==> flow/design.v <==
module count_fifo #(   
    parameter DATA_WIDTH = 8,
    parameter FIFO_DEPTH = 4
) (
    input logic clk,
    input logic rst,
    input logic wr_en,
    input logic rd_en,
    input logic [DATA_WIDTH-1:0] wdata,
    output logic [DATA_WIDTH-1:0] rdata,
    output logic full,
    output logic empty
);
  localparam ADDR_WIDTH = $clog2(FIFO_DEPTH);
  logic [DATA_WIDTH-1:0] fifo_mem[FIFO_DEPTH];
  logic [ADDR_WIDTH-1:0] write_ptr, read_ptr;
  logic [ADDR_WIDTH:0] fifo_count;
  always_ff @(posedge clk) begin
    if (rst) begin
      write_ptr  <= 0;
      read_ptr   <= 0;
      fifo_count <= 0;
    end else begin
      case ({
        wr_en, rd_en
      })
        2'b10:   fifo_count <= fifo_count + 1;
        2'b01:   fifo_count <= fifo_count - 1;
        default: fifo_count <= fifo_count;
      endcase
      if (wr_en && !full) begin
        fifo_mem[write_ptr] <= wdata;
        write_ptr <= write_ptr + 1;
      end
      if (rd_en && !empty) begin
        rdata <= fifo_mem[read_ptr];
        read_ptr <= read_ptr + 1;
      end
    end
  end
  assign full  = (fifo_count == FIFO_DEPTH);
  assign empty = (fifo_count == 0);
endmodule
module le_fifo #(
    parameter DATA_WIDTH = 8,
    parameter FIFO_DEPTH = 4
) (
    input logic clk,
    input logic rst,
    input logic wr_en,
    input logic rd_en,
    input logic [DATA_WIDTH-1:0] wdata,
    output logic [DATA_WIDTH-1:0] rdata,
    output logic full,
    output logic empty
);
  localparam ADDR_WIDTH = $clog2(FIFO_DEPTH);
  logic [DATA_WIDTH-1:0] fifo_mem[FIFO_DEPTH];
  logic [ADDR_WIDTH-1:0] write_ptr, read_ptr;
  always_ff @(posedge clk) begin
    if (rst) begin
      write_ptr <= 0;
      read_ptr  <= 0;
    end else begin
      if (wr_en && !full) begin
        fifo_mem[write_ptr] <= wdata;
        write_ptr <= write_ptr + 1;
      end
      if (rd_en && !empty) begin
        rdata <= fifo_mem[read_ptr];
        read_ptr <= read_ptr + 1;
      end
    end
  end
  assign full  = ((write_ptr + 1'b1) == read_ptr);
  assign empty = (write_ptr == read_ptr);
endmodule
module wbit_fifo #(
    parameter DATA_WIDTH = 8,
    parameter FIFO_DEPTH = 4
) (
    input logic clk,
    input logic rst,
    input logic wr_en,
    input logic rd_en,
    input logic [DATA_WIDTH-1:0] wdata,
    output logic [DATA_WIDTH-1:0] rdata,
    output logic full,
    output logic empty
);
  localparam ADDR_WIDTH = $clog2(FIFO_DEPTH);
  logic [DATA_WIDTH-1:0] fifo_mem[FIFO_DEPTH];
  logic [ADDR_WIDTH:0] write_ptr, read_ptr;
  logic wrap_around;
  always_ff @(posedge clk) begin
    if (rst) begin
      write_ptr <= 0;
      read_ptr  <= 0;
    end else begin
      if (wr_en && !full) begin
        fifo_mem[write_ptr[ADDR_WIDTH-1:0]] <= wdata;
        write_ptr <= write_ptr + 1;
      end
      if (rd_en && !empty) begin
        rdata <= fifo_mem[read_ptr[ADDR_WIDTH-1:0]];
        read_ptr <= read_ptr + 1;
      end
    end
  end
  assign wrap_around = (write_ptr[ADDR_WIDTH] ^ read_ptr[ADDR_WIDTH]);
  assign full = wrap_around & (write_ptr[ADDR_WIDTH-1:0] == read_ptr[ADDR_WIDTH-1:0]);
  assign empty = (write_ptr == read_ptr);
endmodule
module uart_tx #(
    parameter DATA_WIDTH = 8,
    parameter FIFO_DEPTH = 16
) (
    input logic clk_i,
    input logic rst_ni,
    input logic [15:0] baud_div_i,
    input logic tx_we_i,      
    input logic tx_en_i,      
    input logic [DATA_WIDTH-1:0] din_i,  
    output logic empty_o,   
    output logic full_o,    
    output logic tx_bit_o   
);
  localparam COUNTER_WIDTH = $clog2(DATA_WIDTH);
  logic                     rd_en;   
  logic [   DATA_WIDTH-1:0] data;   
  logic [   DATA_WIDTH-1:0] data_q;   
  logic [COUNTER_WIDTH-1:0] bit_counter;   
  logic [             15:0] baud_counter;   
  typedef enum logic [1:0] {
    IDLE,            
    SENDING_START,   
    SENDING_DATA,    
    SENDING_STOP     
  } state_t;
  state_t state, next_state;
  wbit_fifo #(
      .DATA_WIDTH(DATA_WIDTH),
      .FIFO_DEPTH(FIFO_DEPTH)
  ) tx_buffer (
      .clk  (clk_i),
      .rst  (!rst_ni),
      .wr_en(tx_we_i),
      .rd_en(rd_en),
      .wdata(din_i),
      .rdata(data),
      .full (full_o),
      .empty(empty_o)
  );
  always_comb begin
    next_state = state;
    rd_en = 1'b0;   
    unique case (state)
      IDLE: begin
        if (tx_en_i && !empty_o) begin
          rd_en = 1'b1;
          next_state = SENDING_START;
        end
      end
      SENDING_START: begin
        if (baud_counter == baud_div_i - 1) begin
          next_state = SENDING_DATA;
        end
      end
      SENDING_DATA: begin
        if (baud_counter == baud_div_i - 1 && bit_counter == DATA_WIDTH - 1) begin
          next_state = SENDING_STOP;
        end
      end
      SENDING_STOP: begin
        if (baud_counter == baud_div_i - 1) begin
          if (tx_en_i && !empty_o) begin
            rd_en = 1'b1;
            next_state = SENDING_START;
          end else begin
            next_state = IDLE;
          end
        end
      end
    endcase
    case (state)
      IDLE:          tx_bit_o = 1'b1;
      SENDING_START: tx_bit_o = 1'b0;
      SENDING_DATA:  tx_bit_o = data_q[bit_counter];
      SENDING_STOP:  tx_bit_o = 1'b1;
      default:       tx_bit_o = 1'b1;
    endcase
  end
  always_ff @(posedge clk_i or negedge rst_ni) begin
    if (!rst_ni) begin
      state <= IDLE;
      baud_counter <= 0;
      bit_counter <= 0;
      data_q <= '1;
    end else begin
      state <= next_state;
      if (state == IDLE) begin
        baud_counter <= 0;
      end else if (baud_counter == baud_div_i - 1) begin
        baud_counter <= 0;
      end else begin
        baud_counter <= baud_counter + 1;
      end
      if (baud_counter == baud_div_i - 1) begin
        case (state)
          IDLE: begin
            bit_counter <= 0;
          end
          SENDING_START: begin
            bit_counter <= 0;
            data_q <= data;
          end
          SENDING_DATA: begin
            if (bit_counter < DATA_WIDTH - 1) begin
              bit_counter <= bit_counter + 1;
            end
          end
          SENDING_STOP: begin
            bit_counter <= 0;
          end
          default: ;
        endcase
      end
    end
  end
endmodule
module uart_rx #(
    parameter DATA_WIDTH = 8,
    parameter FIFO_DEPTH = 16
) (
    input logic        clk_i,        
    input logic        rst_ni,       
    input logic [15:0] baud_div_i,   
    input logic        rx_re_i,      
    input logic        rx_en_i,      
    input logic        rx_bit_i,     
    output logic [DATA_WIDTH-1:0] dout_o,   
    output logic                  full_o,   
    output logic                  empty_o   
);
  localparam COUNTER_WIDTH = $clog2(DATA_WIDTH + 1);
  logic [   DATA_WIDTH-1:0] rx_data_reg;   
  logic [COUNTER_WIDTH-1:0] bit_counter;   
  logic [             15:0] baud_counter;   
  typedef enum logic [1:0] {
    IDLE,   
    START_BIT,   
    DATA_BITS,   
    STOP_BIT   
  } state_t;
  state_t state, next_state;
  logic mid_tick;
  logic end_tick;
  logic rx_we;
  assign mid_tick = (baud_counter == (baud_div_i >> 1));
  assign end_tick = (baud_counter == baud_div_i);
  wbit_fifo #(
      .DATA_WIDTH(DATA_WIDTH),
      .FIFO_DEPTH(FIFO_DEPTH)
  ) rx_buffer (
      .clk  (clk_i),
      .rst  (!rst_ni),
      .wr_en(rx_we),
      .rd_en(rx_re_i),
      .wdata(rx_data_reg),
      .rdata(dout_o),
      .full (full_o),
      .empty(empty_o)
  );
  assign rx_we = (state == STOP_BIT) && end_tick;
  always_comb begin
    next_state = state;
    unique case (state)
      IDLE: begin
        if (rx_en_i && !rx_bit_i && !full_o) begin
          next_state = START_BIT;
        end
      end
      START_BIT: begin
        if (mid_tick) begin
          if (!rx_bit_i) begin
            next_state = DATA_BITS;
          end else begin
            next_state = IDLE;
          end
        end
      end
      DATA_BITS: begin
        if (mid_tick && bit_counter == DATA_WIDTH - 1) begin
          next_state = STOP_BIT;
        end
      end
      STOP_BIT: begin
        if (mid_tick) begin
          if (rx_bit_i == 1'b1) begin
            next_state = IDLE;
          end
        end
      end
    endcase
  end
  always_ff @(posedge clk_i or negedge rst_ni) begin
    if (!rst_ni) begin
      state    <= IDLE;
      baud_counter <= '0;
      bit_counter <= '0;
      rx_data_reg <= '0;
    end else begin
      state <= next_state;
      if (state == IDLE || end_tick) begin
        baud_counter <= '0;
      end else begin
        baud_counter <= baud_counter + 1'b1;
      end
      if (mid_tick) begin
        if (state == DATA_BITS) begin
          rx_data_reg[bit_counter] <= rx_bit_i;
          if (bit_counter < DATA_WIDTH - 1) begin
            bit_counter <= bit_counter + 1'b1;
          end
        end else if (state == START_BIT) begin
          bit_counter <= '0;
        end
      end
    end
  end
endmodule
module uart #(
    parameter DATA_WIDTH = 8,
    parameter FIFO_DEPTH = 16
) (
    input  logic        clk_i,        
    input  logic        rst_ni,       
    input  logic        stb_i,        
    input  logic [ 1:0] adr_i,        
    input  logic [ 3:0] byte_sel_i,   
    input  logic        we_i,         
    input  logic [31:0] dat_i,        
    output logic [31:0] dat_o,        
    input  logic        uart_rx_i,    
    output logic        uart_tx_o     
);
  logic                                                                                                               [          15:0] baud_div_reg;   
  logic                                                                                                                                tx_en_reg;   
  logic                                                                                                                                rx_en_reg;   
  logic                                                                                                                                tx_full_o;   
  logic                                                                                                                                tx_empty_o;   
  logic                                                                                                                                rx_full_o;   
  logic                                                                                                                                rx_empty_o;   
  logic                                                                                                                                rx_frame_error;   
  logic                                                                                                                                tx_we_o;   
  logic                                                                                                                                rx_re_o;   
  logic                                                                                                               [DATA_WIDTH-1:0] dout_o;   
  logic                                                                                                               [          31:0] rdata;
  logic                                                                                                                                rd_state;
  assign rx_frame_error = 1'b0;
  enum logic [1:0] {UART_BAUD_ADDR = 2'b00, UART_CTRL_ADDR = 2'b01, UART_STATUS_ADDR = 2'b10, UART_DATA_ADDR = 2'b11}                  uart_reg_e;
  uart_tx #(
      .DATA_WIDTH(DATA_WIDTH),
      .FIFO_DEPTH(FIFO_DEPTH)
  ) uart_tx_inst (
      .clk_i     (clk_i),
      .rst_ni    (rst_ni),
      .baud_div_i(baud_div_reg),
      .tx_we_i   (tx_we_o),
      .tx_en_i   (tx_en_reg),
      .din_i     (dat_i[DATA_WIDTH-1:0]),
      .full_o    (tx_full_o),
      .empty_o   (tx_empty_o),
      .tx_bit_o  (uart_tx_o)
  );
  uart_rx #(
      .DATA_WIDTH(DATA_WIDTH),
      .FIFO_DEPTH(FIFO_DEPTH)
  ) uart_rx_inst (
      .clk_i     (clk_i),
      .rst_ni    (rst_ni),
      .baud_div_i(baud_div_reg),
      .rx_re_i   (rx_re_o),
      .rx_en_i   (rx_en_reg),
      .dout_o    (dout_o),
      .full_o    (rx_full_o),
      .empty_o   (rx_empty_o),
      .rx_bit_i  (uart_rx_i)
  );
  always_ff @(posedge clk_i) begin
    if (!rst_ni) begin
      baud_div_reg <= 16'd0;
      tx_en_reg    <= 1'b0;
      rx_en_reg    <= 1'b0;
    end else if (stb_i && we_i) begin
      unique case (adr_i)
        UART_BAUD_ADDR: begin
          if (byte_sel_i[0] || byte_sel_i[1]) baud_div_reg <= dat_i[15:0];
        end
        UART_CTRL_ADDR: begin
          if (byte_sel_i[0]) begin
            tx_en_reg <= dat_i[0];
            rx_en_reg <= dat_i[1];
          end
        end
        default: ;   
      endcase
    end
  end
  always_comb begin
    tx_we_o = 1'b0;
    rx_re_o = 1'b0;
    if (stb_i) begin
      unique case (adr_i)
        UART_DATA_ADDR: begin
          if (we_i) begin
            tx_we_o = ~tx_full_o;
          end else begin
            rx_re_o = ~rx_empty_o;
          end
        end
        default: ;
      endcase
    end
  end
  always_ff @(posedge clk_i) begin
    if (!rst_ni) begin
      rdata <= '0;
      rd_state <= '0;
    end else begin
      rdata <= rdata;
      rd_state <= stb_i && adr_i == UART_DATA_ADDR && !we_i && !rx_empty_o;
      if (stb_i) begin
        unique case (adr_i)
          UART_BAUD_ADDR:   rdata <= {16'b0, baud_div_reg};
          UART_CTRL_ADDR:   rdata <= {29'b0, rx_en_reg, tx_en_reg};
          UART_STATUS_ADDR: rdata <= {27'b0, rx_frame_error, rx_empty_o, rx_full_o, tx_empty_o, tx_full_o};
          default:          rdata <= '0;
        endcase
      end
    end
  end
  assign dat_o = rd_state ? {{(32 - DATA_WIDTH) {1'b0}}, dout_o} : rdata;
endmodule
* Reports on uart
What the tools print for uart, step after step.
Line numbers count from 1 in the design file above.
Library cell names are shortened.
Not given: --
- Design top :: uart
- Clock port :: clk_i
- Library :: sky130hd
- Corner :: tt_025C_1v80

* Word-level counts
Yosys after proc, flatten, opt, wreduce and memory -nomap, before mapping. Memory bits, and registers merged into a memory's read port (data or address), are not among the register bits. Print and check cells are not counted.
Yosys's memory passes give these memory sizes; they may raise the number of words (mostly to a power of two), join words into wider ones and drop unused or constant bits.
- Add/subtract/negate cells :: 10
- Magnitude comparators :: 2
- Equal/unequal tests :: 29
- Shifts and indexed selects :: 3
- Muxes and demuxes :: 45
- Bitwise gates (word level) :: 9
- Reductions and logical operators :: 40
** Operator list (number)
- parallel mux 16 bit (select 3 bit) :: 1
- two-way mux 16 bit :: 3
- adder 16 x 1 -> 16 bit (second input constant) :: 2
- == test 16 x 32 -> 1 bit :: 1
- two-way mux 32 bit :: 1
- two-way mux 8 bit :: 4
- two-way mux 4 bit :: 7
- adder 5 x 1 -> 5 bit (second input constant) :: 4
- two-way mux 2 bit :: 10
- inequality test 2 x 1 -> 1 bit (second input constant) :: 9
- subtractor 16 x 1 -> 17 bit (second input constant) :: 1
- == test 16 x 15 -> 1 bit :: 1
- == test 16 bit :: 1
- parallel mux 2 bit (select 4 bit) :: 2
- logical AND 1 bit :: 14
- two-way mux 1 bit :: 13
- == test 2 bit (second input constant) :: 6
- AND reduction 3 bit :: 4
- == test 5 bit :: 2
- variable shift 1 x 5 -> 8 bit :: 1
- variable shift 1 x 5 -> 8 bit (first input constant) :: 1
- AND reduction 2 bit :: 4
- == test 4 bit :: 2
- indexed select 8 x 3 -> 1 bit :: 1
- bitwise AND 8 bit :: 1
- bitwise OR 8 bit :: 1
- NOT 8 bit :: 1
- logical NOT 1 bit :: 6
Not listed: further kinds 22, cells in them 34.
- Bits in registers :: 130
- Bits in writable memories :: 256
- Word width x clocked read ports :: 16
- Memories kept :: 2
- Input bits :: 43
- Elaborated cells :: 157
** Memory list
- uart_rx_inst.rx_buffer.fifo_mem :: words 16, bits a word 8, read ports 1, write ports 1, line 92 : logic [DATA_WIDTH-1:0] fifo_mem[FIFO_DEPTH];
- uart_tx_inst.tx_buffer.fifo_mem :: words 16, bits a word 8, read ports 1, write ports 1, line 92

* Logic depth
Yosys ltp: most cells in a row. Word level: on the elaborated netlist, between registers, memories and ports. Mapped: between sequential cells and ports; inverters and the memories' decode and read muxes count.
- Depth in word-level cells :: 9
- ABC_AREA :: 0
- Mapped depth :: 14
- Gate-level depth less buffers :: 10

* After synthesis
The flow's flattened synthesis, as Yosys stat reports it; memories are mapped. The netlist is that of the ABC_AREA named above (0 if unset); the other value can give another one.
** Cell types (number)
- edfxtp_1 :: 272
- mux4_2 :: 82
- dfrtp_1 :: 53
- dfxtp_1 :: 55
- xnor2_1 :: 67
- nand2_1 :: 93
- nor2_1 :: 84
- xor2_1 :: 31
- dfstp_2 :: 10
- ha_1 :: 20
- nor2b_1 :: 36
- clkbuf_1 :: 59
- mux2_2 :: 17
- nand3_1 :: 35
- a21boi_0 :: 20
- mux2i_1 :: 15
- buf_4 :: 19
- nand4_1 :: 22
Not listed: further types 42, cells in them 221.
- Standard cells after synthesis :: 1211
- Cell area after synthesis :: 17207.8 um2
- Sequential part of the area :: 10857.9 um2
- Mapped flip-flops :: 390
- Buffers :: 92
By module: a second synthesis without flattening, with its own total; a netlist apart from the flattened one above.
- Cells (unflattened synthesis) :: 1260
- Area total of the unflattened synthesis :: 17864.6 um2
Rows give one instance, submodules left out.
** Modules
- wbit_fifo :: instances 2, cells 315, area 5992.0 um2
- uart_tx :: instances 1, cells 223, area 2132.0 um2
- uart_rx :: instances 1, cells 208, area 1981.9 um2
- uart :: instances 1, cells 199, area 1766.7 um2

* Path before layout
OpenSTA on the mapped netlist: ideal clock, no wires. The path of least setup slack (recovery checks aside). Input and output delay are each 20% of the period. Register names are those of the netlist, which keeps one name where synthesis merged equal registers.
- Path kind :: input to register
- Start :: input adr_i[1]
- End :: memory uart_tx_inst.tx_buffer.fifo_mem[0][0]
- Clock period :: 10000 ps
- Input delay :: 2000 ps
- Launch time at the first pin :: 2000 ps
- Arrival :: 3400 ps
- Required time :: 9630 ps
- Setup slack :: 6230 ps
- Delay of the path :: 1770 ps
- Stages :: 5
- Period reached after synthesis :: 3770 ps
"delay of the path" is the arrival time less input delay plus setup time.
"stages" counts driving pins, that of a launching flip-flop among them; a cell with two outputs on the path counts twice.
"period reached after synthesis" is the clock period less the worst setup slack; recovery checks do not enter. This is arithmetic on one report: input and output delays are still those of the set period (20% each).
The rows between start and end are the longest chain of elaborated cells between them; the timing report does not say that the signal goes this way. Where chains are equally long, one stands for them.
A line is the first line of the expression or statement that the cell stems from. Yosys adds cells for indexed reads and writes and turns some case tables into memories.
Only ways into the end's enable, where the timed path ends, are counted here.
- Path through :: clkbuf_1 and3_1 o211ai_1 or3_1 nor2_1
- Cells in the longest elaborated chain :: 6
- Elaborated cells on any way between the ends :: 8
- Classes of those cells :: 1 x eq/ne; 6 x mux; 1 x reduce/logical
** Ends and longest elaborated chain, post-synthesis
- start: declaration :: line 339 : input  logic [ 1:0] adr_i,
- == test 2 bit :: line 414 : unique case (adr_i)
- two-way mux 1 bit :: line 414
- two-way mux 1 bit :: line 413 : if (stb_i) begin
- logical AND 1 bit :: line 100 : if (wr_en && !full) begin
- two-way mux 4 bit :: line 100
- two-way mux 4 bit :: line 96 : if (rst) begin
- end: declaration :: line 92 : logic [DATA_WIDTH-1:0] fifo_mem[FIFO_DEPTH];

* Worst path after layout
From the final timing report of run 1: the path of least setup slack in the routed layout; clock arrival at registers is part of the times.
The report prints the path's times to 10 ps; the period is as set.
- Path kind :: register to register
- Start :: register baud_div_reg[6]
- End :: register uart_tx_inst.tx_buffer.read_ptr[2]
- Clock period :: 4050 ps
- Launch time at the first pin :: 550 ps
- Arrival :: 3780 ps
- Required time :: 4530 ps
- Setup slack :: 740 ps
- Stages :: 10
The rows between start and end are the longest chain of elaborated cells between them; the timing report does not say that the signal goes this way. Where chains are equally long, one stands for them.
- Path through :: dfxtp_2 or4_4 or3_4 or4_4 a32oi_2 nand4b_1 or4b_4 buf_8 o21ai_4 mux2i_1
- Cells in the longest elaborated chain :: 5
- Elaborated cells on any way between the ends :: 5
- Classes of those cells :: 1 x add/sub; 1 x eq/ne; 2 x mux; 1 x reduce/logical
** Ends and longest elaborated chain, after layout
- start: declaration :: line 347 : logic ...
- start: assignment :: line 392 : baud_div_reg <= 16'd0;
- start: assignment :: line 398 : if (byte_sel_i[0] || byte_sel_i[1]) baud_div_reg <= dat_i[15:0];
- subtractor 16 x 1 -> 17 bit :: line 175 : if (baud_counter == baud_div_i - 1) begin
- == test 16 x 32 -> 1 bit :: line 175
- two-way mux 1 bit :: line 175
- parallel mux 1 bit (select 3 bit) :: line 157 : unique case (state)
- logical AND 1 bit :: line 104 : if (rd_en && !empty) begin
- end: assignment :: line 98 : read_ptr  <= 0;
- end: assignment :: line 106 : read_ptr <= read_ptr + 1;
- end: declaration :: line 93 : logic [ADDR_WIDTH:0] write_ptr, read_ptr;

Settings and measured results of 4 stored flow runs for module uart (sky130hd), not sorted in any way. The constraints put input and output delay at 20% of the set period each and load the outputs with 0.01 pF.
By "achieved clock period" is meant the clock period of the run minus its worst setup slack. This is arithmetic on one report: input and output delays are still those of the set period (20% each).
"allowed time less slack (worst setup path)" means the part of the period allowed to the worst setup path (the constraints hold back 20% at inputs and 20% at outputs) less its slack; where the path has registers, the arrival times of their clocks count too.
By "power consumption" is meant OpenSTA's value without simulated activity: inputs other than the clock are taken to toggle once in ten clock periods, and the tool carries that through the logic.
"allowed time less slack (worst setup path)" is known to 10 ps.

* Run 1
** Files
==> flow/run.sh <==
#!/bin/bash
# the make line also repeats the synthesis and layout settings of config.mk as NAME=value (left out here)
make -C /OpenROAD-flow-scripts/flow DESIGN_CONFIG=/design/flow/config.mk WORK_HOME=/design/flow/orfs CLKGATE_MAP_FILE= finish
==> flow/config.mk <==
export PLATFORM = sky130hd
export DESIGN_NAME = uart
export DESIGN_NICKNAME = uart
export VERILOG_FILES = /design/flow/design.v
export SDC_FILE = /design/flow/constraint.sdc
export NUM_CORES = 4
export LEC_CHECK = 0
export CAP_MARGIN = 40
export CELL_PAD_IN_SITES_DETAIL_PLACEMENT = 2
export CORE_ASPECT_RATIO = 0.73
export CORE_MARGIN = 2
export CORE_UTILIZATION = 39
export MAX_ROUTING_LAYER = met5
export MIN_ROUTING_LAYER = met2
export PLACE_DENSITY_LB_ADDON = 0.08
export SETUP_SLACK_MARGIN = 1.17
export SLEW_MARGIN = 30
export TNS_END_PERCENT = 85
==> flow/constraint.sdc <==
create_clock -name core_clock -period 4.05 [get_ports {clk_i}]
set_input_delay 0.8100 -clock core_clock [delete_from_list [all_inputs] [get_ports {clk_i}]]
set_output_delay 0.8100 -clock core_clock [all_outputs]
set_load 0.01 [all_outputs]
** Results
- Total negative setup slack :: 0 ps
- Mapped cell area after synthesis :: 17,207.8 um2
- Achieved clock period :: 3,307 ps
- Utilization after layout :: 46.7 %
- Allowed time less slack (worst setup path) :: 3,310 ps
- Critical path type :: register to register
- Power consumption :: 0.009351 W
- Die size :: 45,840.0 um2
- Lowest setup slack :: 743 ps
- Area of the standard cells in the finished layout :: 20,226.9 um2

* Run 2
** Files
==> flow/run.sh <==
#!/bin/bash
# the make line also repeats the synthesis and layout settings of config.mk as NAME=value (left out here)
make -C /OpenROAD-flow-scripts/flow DESIGN_CONFIG=/design/flow/config.mk WORK_HOME=/design/flow/orfs CLKGATE_MAP_FILE= finish
==> flow/config.mk <==
export PLATFORM = sky130hd
export DESIGN_NAME = uart
export DESIGN_NICKNAME = uart
export VERILOG_FILES = /design/flow/design.v
export SDC_FILE = /design/flow/constraint.sdc
export NUM_CORES = 4
export LEC_CHECK = 0
export ABC_AREA = 1
export CAP_MARGIN = 25
export CELL_PAD_IN_SITES_GLOBAL_PLACEMENT = 3
export CORE_ASPECT_RATIO = 1.3
export CORE_MARGIN = 2
export CORE_UTILIZATION = 40
export CTS_CLUSTER_DIAMETER = 215
export GPL_ROUTABILITY_DRIVEN = 0
export MAX_ROUTING_LAYER = met4
export MIN_ROUTING_LAYER = met2
export PLACE_DENSITY_LB_ADDON = 0.07
export SETUP_SLACK_MARGIN = 0.77
export SLEW_MARGIN = 20
==> flow/constraint.sdc <==
create_clock -name core_clock -period 4.57 [get_ports {clk_i}]
set_input_delay 0.9140 -clock core_clock [delete_from_list [all_inputs] [get_ports {clk_i}]]
set_output_delay 0.9140 -clock core_clock [all_outputs]
set_load 0.01 [all_outputs]
** Results
- Total negative setup slack :: 0 ps
- Mapped cell area after synthesis :: 17,687.0 um2
- Achieved clock period :: 3,394 ps
- Utilization after layout :: 45.7 %
- Allowed time less slack (worst setup path) :: 3,390 ps
- Critical path type :: register to register
- Power consumption :: 0.008673 W
- Die size :: 45,929.5 um2
- Lowest setup slack :: 1,176 ps
- Area of the standard cells in the finished layout :: 19,905.3 um2

* Run 3
** Files
==> flow/run.sh <==
#!/bin/bash
# the make line also repeats the synthesis and layout settings of config.mk as NAME=value (left out here)
make -C /OpenROAD-flow-scripts/flow DESIGN_CONFIG=/design/flow/config.mk WORK_HOME=/design/flow/orfs CLKGATE_MAP_FILE= finish
==> flow/config.mk <==
export PLATFORM = sky130hd
export DESIGN_NAME = uart
export DESIGN_NICKNAME = uart
export VERILOG_FILES = /design/flow/design.v
export SDC_FILE = /design/flow/constraint.sdc
export NUM_CORES = 4
export LEC_CHECK = 0
export ABC_AREA = 1
export CAP_MARGIN = 0
export CORE_MARGIN = 2
export CORE_UTILIZATION = 40
export CTS_CLUSTER_DIAMETER = 123
export MIN_ROUTING_LAYER = met2
export PLACE_DENSITY_LB_ADDON = 0.07
export SLEW_MARGIN = 20
==> flow/constraint.sdc <==
create_clock -name core_clock -period 4.57 [get_ports {clk_i}]
set_input_delay 0.9140 -clock core_clock [delete_from_list [all_inputs] [get_ports {clk_i}]]
set_output_delay 0.9140 -clock core_clock [all_outputs]
set_load 0.01 [all_outputs]
** Results
- Total negative setup slack :: 0 ps
- Mapped cell area after synthesis :: 17,687.0 um2
- Achieved clock period :: 3,262 ps
- Utilization after layout :: 45.7 %
- Allowed time less slack (worst setup path) :: 3,260 ps
- Critical path type :: register to register
- Power consumption :: 0.009095 W
- Die size :: 45,915.9 um2
- Lowest setup slack :: 1,308 ps
- Area of the standard cells in the finished layout :: 20,074.3 um2

* Run 4
** Files
==> flow/run.sh <==
#!/bin/bash
# the make line also repeats the synthesis and layout settings of config.mk as NAME=value (left out here)
make -C /OpenROAD-flow-scripts/flow DESIGN_CONFIG=/design/flow/config.mk WORK_HOME=/design/flow/orfs CLKGATE_MAP_FILE= finish
==> flow/config.mk <==
export PLATFORM = sky130hd
export DESIGN_NAME = uart
export DESIGN_NICKNAME = uart
export VERILOG_FILES = /design/flow/design.v
export SDC_FILE = /design/flow/constraint.sdc
export NUM_CORES = 4
export LEC_CHECK = 0
export CAP_MARGIN = 0
export CELL_PAD_IN_SITES_GLOBAL_PLACEMENT = 1
export CORE_ASPECT_RATIO = 0.81
export CORE_MARGIN = 2
export CORE_UTILIZATION = 40
export CTS_CLUSTER_DIAMETER = 69
export GPL_TIMING_DRIVEN = 0
export SETUP_SLACK_MARGIN = 1.89
export SLEW_MARGIN = 15
export TNS_END_PERCENT = 70
==> flow/constraint.sdc <==
create_clock -name core_clock -period 10.0 [get_ports {clk_i}]
set_input_delay 2.0000 -clock core_clock [delete_from_list [all_inputs] [get_ports {clk_i}]]
set_output_delay 2.0000 -clock core_clock [all_outputs]
set_load 0.01 [all_outputs]
** Results
- Total negative setup slack :: 0 ps
- Mapped cell area after synthesis :: 17,207.8 um2
- Achieved clock period :: 4,660 ps
- Utilization after layout :: 46.4 %
- Allowed time less slack (worst setup path) :: 2,660 ps
- Critical path type :: register to output
- Power consumption :: 0.003794 W
- Die size :: 44,703.5 um2
- Lowest setup slack :: 5,340 ps
- Area of the standard cells in the finished layout :: 19,750.2 um2
